==> flow/design.v <==
module encode_fsm(input logic [247:0] data, input logic clk_out, reset, start, output logic [61:0] coded_kmer, output logic coded_ready);
    always_ff @(posedge clk_out) begin
        if(reset==0) begin
            coded_ready<=0;
        end
        else if(start) begin  
            coded_kmer[ 0 ]<=data[ 1 ]^data[ 2 ];
            coded_kmer[ 2 ]<=data[ 9 ]^data[ 10 ];
            coded_kmer[ 4 ]<=data[ 17 ]^data[ 18 ];
            coded_kmer[ 6 ]<=data[ 25 ]^data[ 26 ];
            coded_kmer[ 8 ]<=data[ 33 ]^data[ 34 ];
            coded_kmer[ 10 ]<=data[ 41 ]^data[ 42 ];
            coded_kmer[ 12 ]<=data[ 49 ]^data[ 50 ];
            coded_kmer[ 14 ]<=data[ 57 ]^data[ 58 ];
            coded_kmer[ 16 ]<=data[ 65 ]^data[ 66 ];
            coded_kmer[ 18 ]<=data[ 73 ]^data[ 74 ];
            coded_kmer[ 20 ]<=data[ 81 ]^data[ 82 ];
            coded_kmer[ 22 ]<=data[ 89 ]^data[ 90 ];
            coded_kmer[ 24 ]<=data[ 97 ]^data[ 98 ];
            coded_kmer[ 26 ]<=data[ 105 ]^data[ 106 ];
            coded_kmer[ 28 ]<=data[ 113 ]^data[ 114 ];
            coded_kmer[ 30 ]<=data[ 121 ]^data[ 122 ];
            coded_kmer[ 32 ]<=data[ 129 ]^data[ 130 ];
            coded_kmer[ 34 ]<=data[ 137 ]^data[ 138 ];
            coded_kmer[ 36 ]<=data[ 145 ]^data[ 146 ];
            coded_kmer[ 38 ]<=data[ 153 ]^data[ 154 ];
            coded_kmer[ 40 ]<=data[ 161 ]^data[ 162 ];
            coded_kmer[ 42 ]<=data[ 169 ]^data[ 170 ];
            coded_kmer[ 44 ]<=data[ 177 ]^data[ 178 ];
            coded_kmer[ 46 ]<=data[ 185 ]^data[ 186 ];
            coded_kmer[ 48 ]<=data[ 193 ]^data[ 194 ];
            coded_kmer[ 50 ]<=data[ 201 ]^data[ 202 ];
            coded_kmer[ 52 ]<=data[ 209 ]^data[ 210 ];
            coded_kmer[ 54 ]<=data[ 217 ]^data[ 218 ];
            coded_kmer[ 56 ]<=data[ 225 ]^data[ 226 ];
            coded_kmer[ 58 ]<=data[ 233 ]^data[ 234 ];
            coded_kmer[ 60 ]<=data[ 241 ]^data[ 242 ];
            coded_kmer[ 1 ]<=data[ 2 ];
            coded_kmer[ 3 ]<=data[ 10 ];
            coded_kmer[ 5 ]<=data[ 18 ];
            coded_kmer[ 7 ]<=data[ 26 ];
            coded_kmer[ 9 ]<=data[ 34 ];
            coded_kmer[ 11 ]<=data[ 42 ];
            coded_kmer[ 13 ]<=data[ 50 ];
            coded_kmer[ 15 ]<=data[ 58 ];
            coded_kmer[ 17 ]<=data[ 66 ];
            coded_kmer[ 19 ]<=data[ 74 ];
            coded_kmer[ 21 ]<=data[ 82 ];
            coded_kmer[ 23 ]<=data[ 90 ];
            coded_kmer[ 25 ]<=data[ 98 ];
            coded_kmer[ 27 ]<=data[ 106 ];
            coded_kmer[ 29 ]<=data[ 114 ];
            coded_kmer[ 31 ]<=data[ 122 ];
            coded_kmer[ 33 ]<=data[ 130 ];
            coded_kmer[ 35 ]<=data[ 138 ];
            coded_kmer[ 37 ]<=data[ 146 ];
            coded_kmer[ 39 ]<=data[ 154 ];
            coded_kmer[ 41 ]<=data[ 162 ];
            coded_kmer[ 43 ]<=data[ 170 ];
            coded_kmer[ 45 ]<=data[ 178 ];
            coded_kmer[ 47 ]<=data[ 186 ];
            coded_kmer[ 49 ]<=data[ 194 ];
            coded_kmer[ 51 ]<=data[ 202 ];
            coded_kmer[ 53 ]<=data[ 210 ];
            coded_kmer[ 55 ]<=data[ 218 ];
            coded_kmer[ 57 ]<=data[ 226 ];
            coded_kmer[ 59 ]<=data[ 234 ];
            coded_kmer[ 61 ]<=data[ 242 ];
            coded_ready<=1;
        end
        else if(coded_ready) begin  
            coded_ready<=0;      
        end
    end
endmodule
module canonic_fsm(input logic clk_out, reset, coded_ready, input logic [61:0]coded_kmer, 
					  output logic [61:0]k_canon, output logic canon_ready);  
	logic [61:0]k;    
	logic state;  
	always_ff @(posedge clk_out) begin
		if(reset==0) begin
			state<=0;
		end
		else if(coded_ready) begin
			state<=1;
		end
		else if(canon_ready) begin
			state<=0;	
		end	
	end
    always_comb begin
        begin
			k[ 1 : 0 ]=~coded_kmer[ 61 : 60 ];
			k[ 3 : 2 ]=~coded_kmer[ 59 : 58 ];
			k[ 5 : 4 ]=~coded_kmer[ 57 : 56 ];
			k[ 7 : 6 ]=~coded_kmer[ 55 : 54 ];
			k[ 9 : 8 ]=~coded_kmer[ 53 : 52 ];
			k[ 11 : 10 ]=~coded_kmer[ 51 : 50 ];
			k[ 13 : 12 ]=~coded_kmer[ 49 : 48 ];
			k[ 15 : 14 ]=~coded_kmer[ 47 : 46 ];
			k[ 17 : 16 ]=~coded_kmer[ 45 : 44 ];
			k[ 19 : 18 ]=~coded_kmer[ 43 : 42 ];
			k[ 21 : 20 ]=~coded_kmer[ 41 : 40 ];
			k[ 23 : 22 ]=~coded_kmer[ 39 : 38 ];
			k[ 25 : 24 ]=~coded_kmer[ 37 : 36 ];
			k[ 27 : 26 ]=~coded_kmer[ 35 : 34 ];
			k[ 29 : 28 ]=~coded_kmer[ 33 : 32 ];
			k[ 31 : 30 ]=~coded_kmer[ 31 : 30 ];
			k[ 33 : 32 ]=~coded_kmer[ 29 : 28 ];
			k[ 35 : 34 ]=~coded_kmer[ 27 : 26 ];
			k[ 37 : 36 ]=~coded_kmer[ 25 : 24 ];
			k[ 39 : 38 ]=~coded_kmer[ 23 : 22 ];
			k[ 41 : 40 ]=~coded_kmer[ 21 : 20 ];
			k[ 43 : 42 ]=~coded_kmer[ 19 : 18 ];
			k[ 45 : 44 ]=~coded_kmer[ 17 : 16 ];
			k[ 47 : 46 ]=~coded_kmer[ 15 : 14 ];
			k[ 49 : 48 ]=~coded_kmer[ 13 : 12 ];
			k[ 51 : 50 ]=~coded_kmer[ 11 : 10 ];
			k[ 53 : 52 ]=~coded_kmer[ 9 : 8 ];
			k[ 55 : 54 ]=~coded_kmer[ 7 : 6 ];
			k[ 57 : 56 ]=~coded_kmer[ 5 : 4 ];
			k[ 59 : 58 ]=~coded_kmer[ 3 : 2 ];
			k[ 61 : 60 ]=~coded_kmer[ 1 : 0 ];
			if(k<coded_kmer) begin
				k_canon=k;
			end
			else begin
				k_canon=coded_kmer;  
			end
		end
		canon_ready=state;
    end                                                     
endmodule
module k_canon_to_hash_result_velocidad_3pasos(input logic clk_out, reset, canon_ready, input logic [61:0]k_canon,  
							  output logic [63:0] hash_result, output logic hash_ready);
    logic [63:0] k0, k1, k2, k3, k4, k5, k6;
	logic [8:0] state, nextstate;  
	logic [31:0] x0, x1, x2, x3, x4, x5,x6, x7, x8, x9, 
	             x0_, x1_, x2_, x3_, x4_, x5_,x6_, x7_, x8_, x9_;
	logic [18:0] y0, y1, y2, w0, w1, w2, n0, 
				 y0_, y1_, y2_, w0_, w1_, w2_, n0_;
	always_ff @(posedge clk_out) begin
		if(reset==0) begin
			state<=0;
			hash_ready<=0;
		end
		else if(canon_ready) begin
			state<=1;
		end  
		else if(state==0) begin
			hash_ready<=0;  
		end	 
		else if(state==1) begin
			state<=2;
		end  
		else if(state==2) begin
			state<=3;
		end  
		else if(state==3) begin
			state<=4;
		end  
		else if(state==4) begin
			state<=5;
		end  
		else if(state==5) begin
			state<=6;
		end  
		else if(state==6) begin
			state<=7;
		end  
		else if(state==7) begin
			state<=8;		
		end  
		else if(state==8) begin
			state<=9;
		end  
		else if(state==9) begin
			state<=10;
		end  
		else if(state==10) begin
			state<=11;
		end  
		else if(state==11) begin
			state<=12;
		end  
		else if(state==12) begin
			state<=13;
		end  
		else if(state==13) begin
			state<=14;
		end  
		else if(state==14) begin
			state<=0;
			hash_ready<=1;
		end  
	end  
	always_ff @(posedge clk_out) begin
	case(state)
		1: k0 <= k_canon>>33;
		2: k1 <= k0^k_canon;
		3: begin
			x0<=k1[15:0]*'b1000110011001101;
			x1<=k1[31:16]*'b1000110011001101;
			x2<=k1[15:0]*'b1110110101010101;
			x3<=k1[15:0]*'b1010111111010111;
			x4<=k1[31:16]*'b1110110101010101;
			x5<=k1[47:32]*'b1000110011001101;
			x6<=k1[15:0]*'b1111111101010001;
			x7<=k1[31:16]*'b1010111111010111;
			x8<=k1[47:32]*'b1110110101010101;
			x9<=k1[63:48]*'b1000110011001101;
		end
		4: begin
			y0<= x3[31:16]  + x4[31:16]  + x5[31:16];
			y1<= x6[15:0] + x7[15:0] + x8[15:0];
			w0<= x1[31:16] + x2[31:16] + x3[15:0];
			w1<= x4[15:0] + x5[15:0];
			n0<= x0[31:16] + x2[15:0] + x1[15:0];
			k2[15:0]<= x0[15:0];
		end
		5: begin
			y2<= y0 + y1 + x9[15:0];
			w2<= w0 + w1 + n0[17:16];
			k2[31:16]<=n0;
		end
		6: begin
			k2[63:48]<= y2 + w2[18:16];
			k2[47:32]<= w2;		
		end
		7: k3 <= k2>>33;
		8: k4 <= k3^k2;
		9: begin
			x0_<=k4[15:0]*'b1110110001010011;
			x1_<=k4[31:16]*'b1110110001010011;
			x2_<=k4[15:0]*'b0001101010000101;
			x3_<=k4[15:0]*'b1011100111111110;
			x4_<=k4[31:16]*'b0001101010000101;
			x5_<=k4[47:32]*'b1110110001010011;
			x6_<=k4[15:0]*'b1100010011001110;
			x7_<=k4[31:16]*'b1011100111111110;
			x8_<=k4[47:32]*'b0001101010000101;
			x9_<=k4[63:48]*'b1110110001010011;
		end
		10: begin
            y0_<= x3_[31:16]  + x4_[31:16]  + x5_[31:16];
			y1_<= x6_[15:0] + x7_[15:0] + x8_[15:0];
			w0_<= x1_[31:16] + x2_[31:16] + x3_[15:0];
			w1_<= x4_[15:0] + x5_[15:0];
			n0_<= x0_[31:16] + x2_[15:0] + x1_[15:0];
			k5[15:0]<= x0_[15:0];
		end
		11: begin
			y2_<= y0_ + y1_ + x9_[15:0];
			w2_<= w0_ + w1_ + n0_[17:16];
			k5[31:16]<=n0_;
        end
		12: begin
			k5[63:48]<= y2_ + w2_[18:16];
			k5[47:32]<= w2_;
		end
		13: k6 <= k5>>33;
		14: hash_result <= k6^k5;
	endcase
	end
endmodule: k_canon_to_hash_result_velocidad_3pasos
module ldz_position(input logic reset, clk_out, hash_ready, input logic [63:0]hash_result, input logic start,  
output logic [5:0]ldz, output logic ldz_ready, output logic [31:0] sum_ldz);
	logic state;  
	logic [63:0]Ms;
    logic [31:0] bits32;
    logic [15:0] bits16;
    logic [8:0] bits8;
    logic [3:0] bits4;
    logic [1:0] bits2; 
    logic bits[31:0];
	always_ff @(posedge clk_out) begin
	    if(reset==0) begin
            ldz_ready<= 0;
            sum_ldz<=0;
            state<=0;
        end
        else begin
		if(hash_ready) begin
			state<=1;
		end
		else begin
			state<=0;	
		end	
        if(state) begin
            ldz_ready<=1;
            sum_ldz<=sum_ldz+ldz;
        end
        else begin
            ldz_ready<=0;
        end
        end
	end 
    always_comb begin
        begin
			Ms[13:0]=14'b10000000000000;
			Ms[63:14]=hash_result[63:14];
			ldz[5]=(Ms[63:32]==0);  
			if(ldz[5])
				bits32= Ms[31:0];
			else
				bits32[31:0]= Ms[63:32];  
			ldz[4]= (bits32[31:16]==0);  
			 if(ldz[4])
				bits16=bits32[15:0]; 
			 else             
				bits16=bits32[31:16];  
			 ldz[3]=(bits16[15:8]==0);  
			 if(ldz[3])
				bits8=bits16[7:0];
			 else
				bits8=bits16[15:8];
			 ldz[2]=(bits8[7:4]==0);
			 if(ldz[2])
				bits4=bits8[3:0];  
			 else
				bits4=bits8[7:4];
			 ldz[1]=(bits4[3:2]==0); 
			 if(ldz[1])
				bits2=bits4[1:0];            
			 else
				bits2=bits4[3:2];			 
			 ldz[0]=(bits2[1]==0); 
		end
    end
endmodule: ldz_position
module kmer_hash_top(
    input  logic        clk_out,
    input  logic        reset,         
    input  logic        in_valid,
    input  logic [7:0]  in_char,
    output logic        in_ready,
    output logic        out_valid,
    output logic [63:0] out_hash,
    output logic [5:0]  out_ldz,
    output logic [31:0] out_sum
);
    logic [247:0] data;
    logic [4:0]   count;
    logic         busy;
    logic         start;
    logic [61:0]  coded_kmer;  logic coded_ready;
    logic [61:0]  k_canon;     logic canon_ready;
    logic [63:0]  hash_result; logic hash_ready;
    logic [5:0]   ldz;         logic ldz_ready;
    logic [31:0]  sum_ldz;
    assign in_ready = ~busy;
    always_ff @(posedge clk_out) begin
        if(reset==0) begin
            data<=0;
            count<=0;
            busy<=0;
            start<=0;
        end
        else begin
            start<=0;
            if(in_valid && !busy) begin
                if(in_char==8'b0) begin
                    data<=0;
                    count<=0;
                end
                else begin
                    data[247:8]<=data[239:0];
                    data[7:0]<=in_char;
                    if(count>=30) begin
                        count<=31;
                        start<=1;
                        busy<=1;
                    end
                    else begin
                        count<=count+1;
                    end
                end
            end
            else if(hash_ready) begin
                busy<=0;
            end
        end
    end
    encode_fsm f1(.data(data), .clk_out(clk_out), .reset(reset), .start(start),
                  .coded_kmer(coded_kmer), .coded_ready(coded_ready));
    canonic_fsm f2(.clk_out(clk_out), .reset(reset), .coded_ready(coded_ready),
                   .coded_kmer(coded_kmer), .k_canon(k_canon), .canon_ready(canon_ready));
    k_canon_to_hash_result_velocidad_3pasos f3(.clk_out(clk_out), .reset(reset),
                   .canon_ready(canon_ready), .k_canon(k_canon),
                   .hash_result(hash_result), .hash_ready(hash_ready));
    ldz_position f4(.reset(reset), .clk_out(clk_out), .hash_ready(hash_ready),
                    .hash_result(hash_result), .start(start),
                    .ldz(ldz), .ldz_ready(ldz_ready), .sum_ldz(sum_ldz));
    assign out_valid = ldz_ready;
    assign out_hash  = hash_result;
    assign out_ldz   = ldz;
    assign out_sum   = sum_ldz;
endmodule
Hand-over note for kmer_hash_top

From RTL to reports: kmer_hash_top
Each step is given for the RTL above and for the edited RTL. Lines under "unedited" count in the file above, lines under "edited" in the edited file. "change": "edited" minus "unedited" as printed here. "rel. change": 100 x difference / "unedited". Cell names lack the library's common part. Not given: -

Top module: kmer_hash_top. Clock input: clk_out. Standard-cell library: sky130hd. Library corner: tt_025C_1v80.

The edit
Unified diff, file above to edited file. The edited RTL no longer does the same as the RTL above: the edit was made by script, with no optimisation intended.

```diff
@@ -338,6 +338,8 @@
     output logic [63:0] out_hash,
     output logic [5:0]  out_ldz,
-    output logic [31:0] out_sum
+    output logic [31:0] out_sum_ext
 );
+    logic [31:0] out_sum;
+    always_ff @(posedge clk_out) out_sum_ext <= out_sum;
     logic [247:0] data;
     logic [4:0]   count;
```

Word level
Yosys after proc, flatten, opt, wreduce and memory -nomap, before mapping. Memory bits, and registers merged into a memory's read port (data or address), are not among the register bits. Print and check cells are not counted. Equal cells are merged and count once.

Cells by class: reduce/logical cells (unedited 20, edited 20, change 0, rel. change 0.00%); $lt $le $gt $ge (unedited 2, edited 2, change 0, rel. change 0.00%); add/sub/neg operators (unedited 30, edited 30, change 0, rel. change 0.00%); equal/unequal tests (unedited 30, edited 30, change 0, rel. change 0.00%); bitwise operators (unedited 71, edited 71, change 0, rel. change 0.00%); multiplexer cells (unedited 50, edited 50, change 0, rel. change 0.00%); multiply operators (unedited 20, edited 20, change 0, rel. change 0.00%).

Unchanged operator kinds not shown: 56.

Word-level totals: flip-flop bits (word level) (unedited 1524, edited 1556, change +32, rel. change +2.10%); word-level cells (unedited 346, edited 347, change +1, rel. change +0.29%).

Logic depth
Depth = most cells in a row (Yosys ltp): at word level without a register or memory, in the mapped netlist without a sequential cell, where the memories' decode and read muxes count.

Logic depth: word-level depth (unedited 17, edited 17, change 0, rel. change 0.00%); ABC_AREA (unedited 0, edited 0); depth in mapped cells (unedited 24, edited 25, change +1, rel. change +4.17%); depth with buffers taken out (unedited 23, edited 24, change +1, rel. change +4.35%).

Synthesis result
Yosys stat after the flow's synthesis: flattened, memories mapped to cells. It holds for the ABC_AREA given above (unset counts as 0); a run with the other value may have another netlist.

Cells by type: a21boi_0 (unedited 28, edited 97, change +69, rel. change +246.43%); a21oi_1 (unedited 443, edited 381, change -62, rel. change -14.00%); nor3_1 (unedited 154, edited 104, change -50, rel. change -32.47%); xnor2_1 (unedited 597, edited 636, change +39, rel. change +6.53%); o21ai_0 (unedited 285, edited 253, change -32, rel. change -11.23%); dfxtp_1 (unedited 121, edited 153, change +32, rel. change +26.45%); a211oi_1 (unedited 57, edited 27, change -30, rel. change -52.63%); xor2_1 (unedited 251, edited 225, change -26, rel. change -10.36%); nand2_1 (unedited 311, edited 286, change -25, rel. change -8.04%); nand3_1 (unedited 171, edited 151, change -20, rel. change -11.70%); nor2b_1 (unedited 64, edited 81, change +17, rel. change +26.56%); o211ai_1 (unedited 36, edited 20, change -16, rel. change -44.44%); and2_1 (unedited 52, edited 67, change +15, rel. change +28.85%); and3_1 (unedited 62, edited 48, change -14, rel. change -22.58%); a311oi_1 (unedited 3, edited 17, change +14, rel. change +466.67%); inv_1 (unedited 2427, edited 2414, change -13, rel. change -0.54%); o21a_1 (unedited 75, edited 88, change +13, rel. change +17.33%); a21o_1 (unedited 147, edited 159, change +12, rel. change +8.16%).

Unchanged cell types not shown: 10. The list need not be complete.

Synthesis totals: cells in the netlist (unedited 10871, edited 10740, change -131, rel. change -1.21%); buffer cells (unedited 54, edited 48, change -6, rel. change -11.11%); cell area after synthesis (um^2) (unedited 123357.1, edited 123230.7, change -126.4, rel. change -0.10%); flip-flops (unedited 1312, edited 1344, change +32, rel. change +2.44%).

By module: a second synthesis without flattening, with its own total; a netlist apart from the flattened one above.

Unflattened totals: cells (unflattened synthesis) (unedited 11741, edited 11118, change -623, rel. change -5.31%); area total of the unflattened synthesis (um^2) (unedited 132445.8, edited 129028.7, change -3417.1, rel. change -2.58%).

Each row is one instance without its submodules.

By module, unedited: k_canon_to_hash_result_velocidad_3pasos (seq. area 34222.8 um^2, instances 1, cells 9986, area 115284.3 um^2); kmer_hash_top (seq. area 5104.9 um^2, instances 1, cells 1172, area 10983.0 um^2); ldz_position (seq. area 680.7 um^2, instances 1, cells 279, area 2358.5 um^2); encode_fsm (seq. area 1881.8 um^2, instances 1, cells 96, area 2165.8 um^2); canonic_fsm (seq. area 20.0 um^2, instances 1, cells 208, area 1654.1 um^2).

By module, edited: k_canon_to_hash_result_velocidad_3pasos (seq. area 34222.8 um^2, instances 1, cells 9877, area 114398.5 um^2); kmer_hash_top (seq. area 5745.5 um^2, instances 1, cells 652, area 8474.4 um^2); ldz_position (seq. area 680.7 um^2, instances 1, cells 285, area 2336.0 um^2); encode_fsm (seq. area 1881.8 um^2, instances 1, cells 96, area 2165.8 um^2); canonic_fsm (seq. area 20.0 um^2, instances 1, cells 208, area 1654.1 um^2).

Path before layout
OpenSTA on the mapped netlist: ideal clock, no wires. The path of least setup slack (recovery checks aside). Input and output delay are each 20% of the period. Register names are those of the netlist, which keeps one name where synthesis merged equal registers.

Timing after synthesis: kind (unedited reg2reg, edited reg2reg); start point (unedited reg f3.k1[5], edited reg f3.k1[5]); end point (unedited reg f3.x3[31], edited reg f3.x2[30]); path delay (ns) (unedited 6.474, edited 6.498, change +0.024, rel. change +0.37%); setup slack (ns) (unedited 1.025, edited 1.002, change -0.023); arrival time (ns) (unedited 6.197, edited 6.240, change +0.043, rel. change +0.69%); clock period (ns) (unedited 7.5, edited 7.5, change 0.0, rel. change 0.00%); stages (unedited 24, edited 23, change -1, rel. change -4.17%); required time (ns) (unedited 7.223, edited 7.242, change +0.019, rel. change +0.26%); buffers on the path (unedited 0, edited 0, change 0); synthesis period reached (ns) (unedited 6.475, edited 6.498, change +0.023, rel. change +0.36%).

"path delay" is the arrival time less input delay plus setup time. "stages": output pins that drive a net of the path, with the launching flip-flop's if there is one; two outputs of one cell count as two. "synthesis period reached" is the clock period less the worst setup slack; recovery checks do not enter. This is arithmetic on one report: input and output delays are still those of the set period (20% each). Between the ends stands the longest chain of elaborated cells between them, by number of cells; it is not shown to be the way that was timed. Of several equally long chains one is given. A line is the first line of the expression or statement that the cell stems from. Yosys adds cells for indexed reads and writes and turns some case tables into memories.

Between the ends, after synthesis, unedited:
Cells stage by stage: edfxtp_1 inv_1 ha_1 fa_1 inv_1 fa_1 inv_1 fa_1 inv_1 fa_1 inv_1 fa_1 inv_1 ha_1 or3_1 or3_1 nor3_1 o31ai_1 a31oi_1 a21o_1 o31a_1 o21ai_1 o311ai_0 o211ai_1. Under cells in the longest elaborated chain stands 1. The entry for elaborated cells between the ends (all ways) reads 1. Those cells by class: 1 x mul.

RTL lines, path after synthesis, unedited: start: declaration (line 136) `logic [63:0] k0, k1, k2, k3, k4, k5, k6;`; start: assignment (line 200) `2: k1 <= k0^k_canon;`; 16-bit by 16-bit multiplier with 32-bit output (line 205) `x3<=k1[15:0]*'b1010111111010111;`; end: assignment (line 205); end: declaration (line 138) `logic [31:0] x0, x1, x2, x3, x4, x5,x6, x7, x8, x9,`.

Between the ends, after synthesis, edited:
Cells stage by stage: edfxtp_1 inv_1 ha_1 fa_1 inv_1 ha_1 inv_1 fa_1 inv_1 fa_1 fa_1 ha_1 a211o_1 a21o_1 a21oi_1 o221ai_1 and3_1 o31a_1 a311o_1 a2111oi_0 o41ai_1 a21oi_1 xnor2_1. Under cells in the longest elaborated chain stands 1. The entry for elaborated cells between the ends (all ways) reads 1. Those cells by class: 1 x mul.

RTL lines, path after synthesis, edited: start: declaration (line 136) `logic [63:0] k0, k1, k2, k3, k4, k5, k6;`; start: assignment (line 200) `2: k1 <= k0^k_canon;`; 16-bit by 16-bit multiplier with 32-bit output (line 204) `x2<=k1[15:0]*'b1110110101010101;`; end: assignment (line 204); end: declaration (line 138) `logic [31:0] x0, x1, x2, x3, x4, x5,x6, x7, x8, x9,`.

Worst path after layout
Path of least setup slack in the final report of the runs of pair 1 (OpenROAD, finished layout, wires in). Where an end is a register, its clock arrival counts in the times.

Timing post-layout: kind (unedited reg2reg, edited reg2reg); start point (unedited reg f3.k1[10], edited reg f3.k1[1]); end point (unedited reg f3.x3[31], edited reg f3.x2[31]); buffers on the path (unedited 0, edited 0, change 0); stages (unedited 24, edited 22, change -2, rel. change -8.33%); required time (ns) (unedited 7.77, edited 7.87, change +0.10, rel. change +1.29%); clock period (ns) (unedited 7.24, edited 7.24, change 0.00, rel. change 0.00%); arrival time (ns) (unedited 7.38, edited 7.58, change +0.20, rel. change +2.71%); setup slack (ns) (unedited 0.39, edited 0.29, change -0.10).

Between the ends stands the longest chain of elaborated cells between them, by number of cells; it is not shown to be the way that was timed. Of several equally long chains one is given.

Between the ends, post-layout, unedited:
Cells stage by stage: edfxtp_1 ha_1 inv_1 fa_1 inv_1 fa_1 inv_1 fa_1 inv_1 fa_1 inv_1 fa_1 inv_1 ha_1 or3_1 or3_1 nor3_1 o31ai_1 a31oi_2 a21o_1 o31a_1 o21ai_1 o311ai_0 o211ai_1. Under cells in the longest elaborated chain stands 1. The entry for elaborated cells between the ends (all ways) reads 1. Those cells by class: 1 x mul.

RTL lines, path post-layout, unedited: start: declaration (line 136) `logic [63:0] k0, k1, k2, k3, k4, k5, k6;`; start: assignment (line 200) `2: k1 <= k0^k_canon;`; 16-bit by 16-bit multiplier with 32-bit output (line 205) `x3<=k1[15:0]*'b1010111111010111;`; end: assignment (line 205); end: declaration (line 138) `logic [31:0] x0, x1, x2, x3, x4, x5,x6, x7, x8, x9,`.

Between the ends, post-layout, edited:
Cells stage by stage: edfxtp_1 inv_1 fa_1 fa_1 inv_1 fa_1 inv_1 fa_1 inv_1 fa_1 fa_1 ha_1 nand4_1 nor4_1 o31a_1 o21a_1 nor3_1 o211ai_1 o211ai_1 and4_1 a21oi_1 xnor2_1. Under cells in the longest elaborated chain stands 1. The entry for elaborated cells between the ends (all ways) reads 1. Those cells by class: 1 x mul.

RTL lines, path post-layout, edited: start: declaration (line 136) `logic [63:0] k0, k1, k2, k3, k4, k5, k6;`; start: assignment (line 200) `2: k1 <= k0^k_canon;`; 16-bit by 16-bit multiplier with 32-bit output (line 204) `x2<=k1[15:0]*'b1110110101010101;`; end: assignment (line 204); end: declaration (line 138) `logic [31:0] x0, x1, x2, x3, x4, x5,x6, x7, x8, x9,`.

Layout results
Runs of the flow (Yosys, OpenROAD) on both versions; the two runs of a pair have the same settings. The constraints put input and output delay at 20% of the set period each and load the outputs with 0.01 pF.

Flow settings, pair 1:
CORE_UTILIZATION: 40. period_ns: 7.24. Under CAP_MARGIN stands 20. Under CORE_MARGIN stands 2. The figure for SLEW_MARGIN is 20.

Results, pair 1: final worst hold slack (ns) (unedited 0.392, edited 0.362, change -0.030); area inside the die boundary (um^2) (unedited 312850.0, edited 312531.0, change -319.0, rel. change -0.10%); post-route utilization (%) (unedited 44.3, edited 44.5, change +0.2); area of the synthesized netlist (um^2) (unedited 123357.1, edited 123230.7, change -126.4, rel. change -0.10%); power consumption (µW) (unedited 16283, edited 17006, change +723, rel. change +4.44%); worst slack on setup checks (ns) (unedited 0.391, edited 0.288, change -0.103); summed negative setup slack (ns) (unedited 0.000, edited 0.000, change 0.000); achieved period (ns) (unedited 6.849, edited 6.952, change +0.103, rel. change +1.50%).

Flow settings, pair 2:
CELL_PAD_IN_SITES_GLOBAL_PLACEMENT: 0. For CORE_ASPECT_RATIO the number is 1.21. Under CORE_MARGIN stands 2. CORE_UTILIZATION: 34. Under CTS_CLUSTER_DIAMETER stands 299. GPL_TIMING_DRIVEN: 1. MIN_ROUTING_LAYER: met1. Under PLACE_DENSITY_LB_ADDON stands 0.05. The figure for SETUP_SLACK_MARGIN is 0.28. The figure for SLEW_MARGIN is 25. period_ns: 7.38. Under CAP_MARGIN stands 20.

Results, pair 2: final worst hold slack (ns) (unedited 0.365, edited 0.384, change +0.019); area inside the die boundary (um^2) (unedited 367669.0, edited 367295.0, change -374.0, rel. change -0.10%); post-route utilization (%) (unedited 38.0, edited 38.1, change +0.1); area of the synthesized netlist (um^2) (unedited 123357.1, edited 123230.7, change -126.4, rel. change -0.10%); power consumption (µW) (unedited 16602, edited 16974, change +372, rel. change +2.24%); worst slack on setup checks (ns) (unedited 0.609, edited 0.584, change -0.025); summed negative setup slack (ns) (unedited 0.000, edited 0.000, change 0.000); achieved period (ns) (unedited 6.771, edited 6.796, change +0.025, rel. change +0.37%).

"achieved period" = clock period - worst setup slack. The figure is calculated, with input and output delays left at 20% of the set period. "power consumption" rests on the timing tool's default activity at the inputs, not on a simulated workload.

End of note.
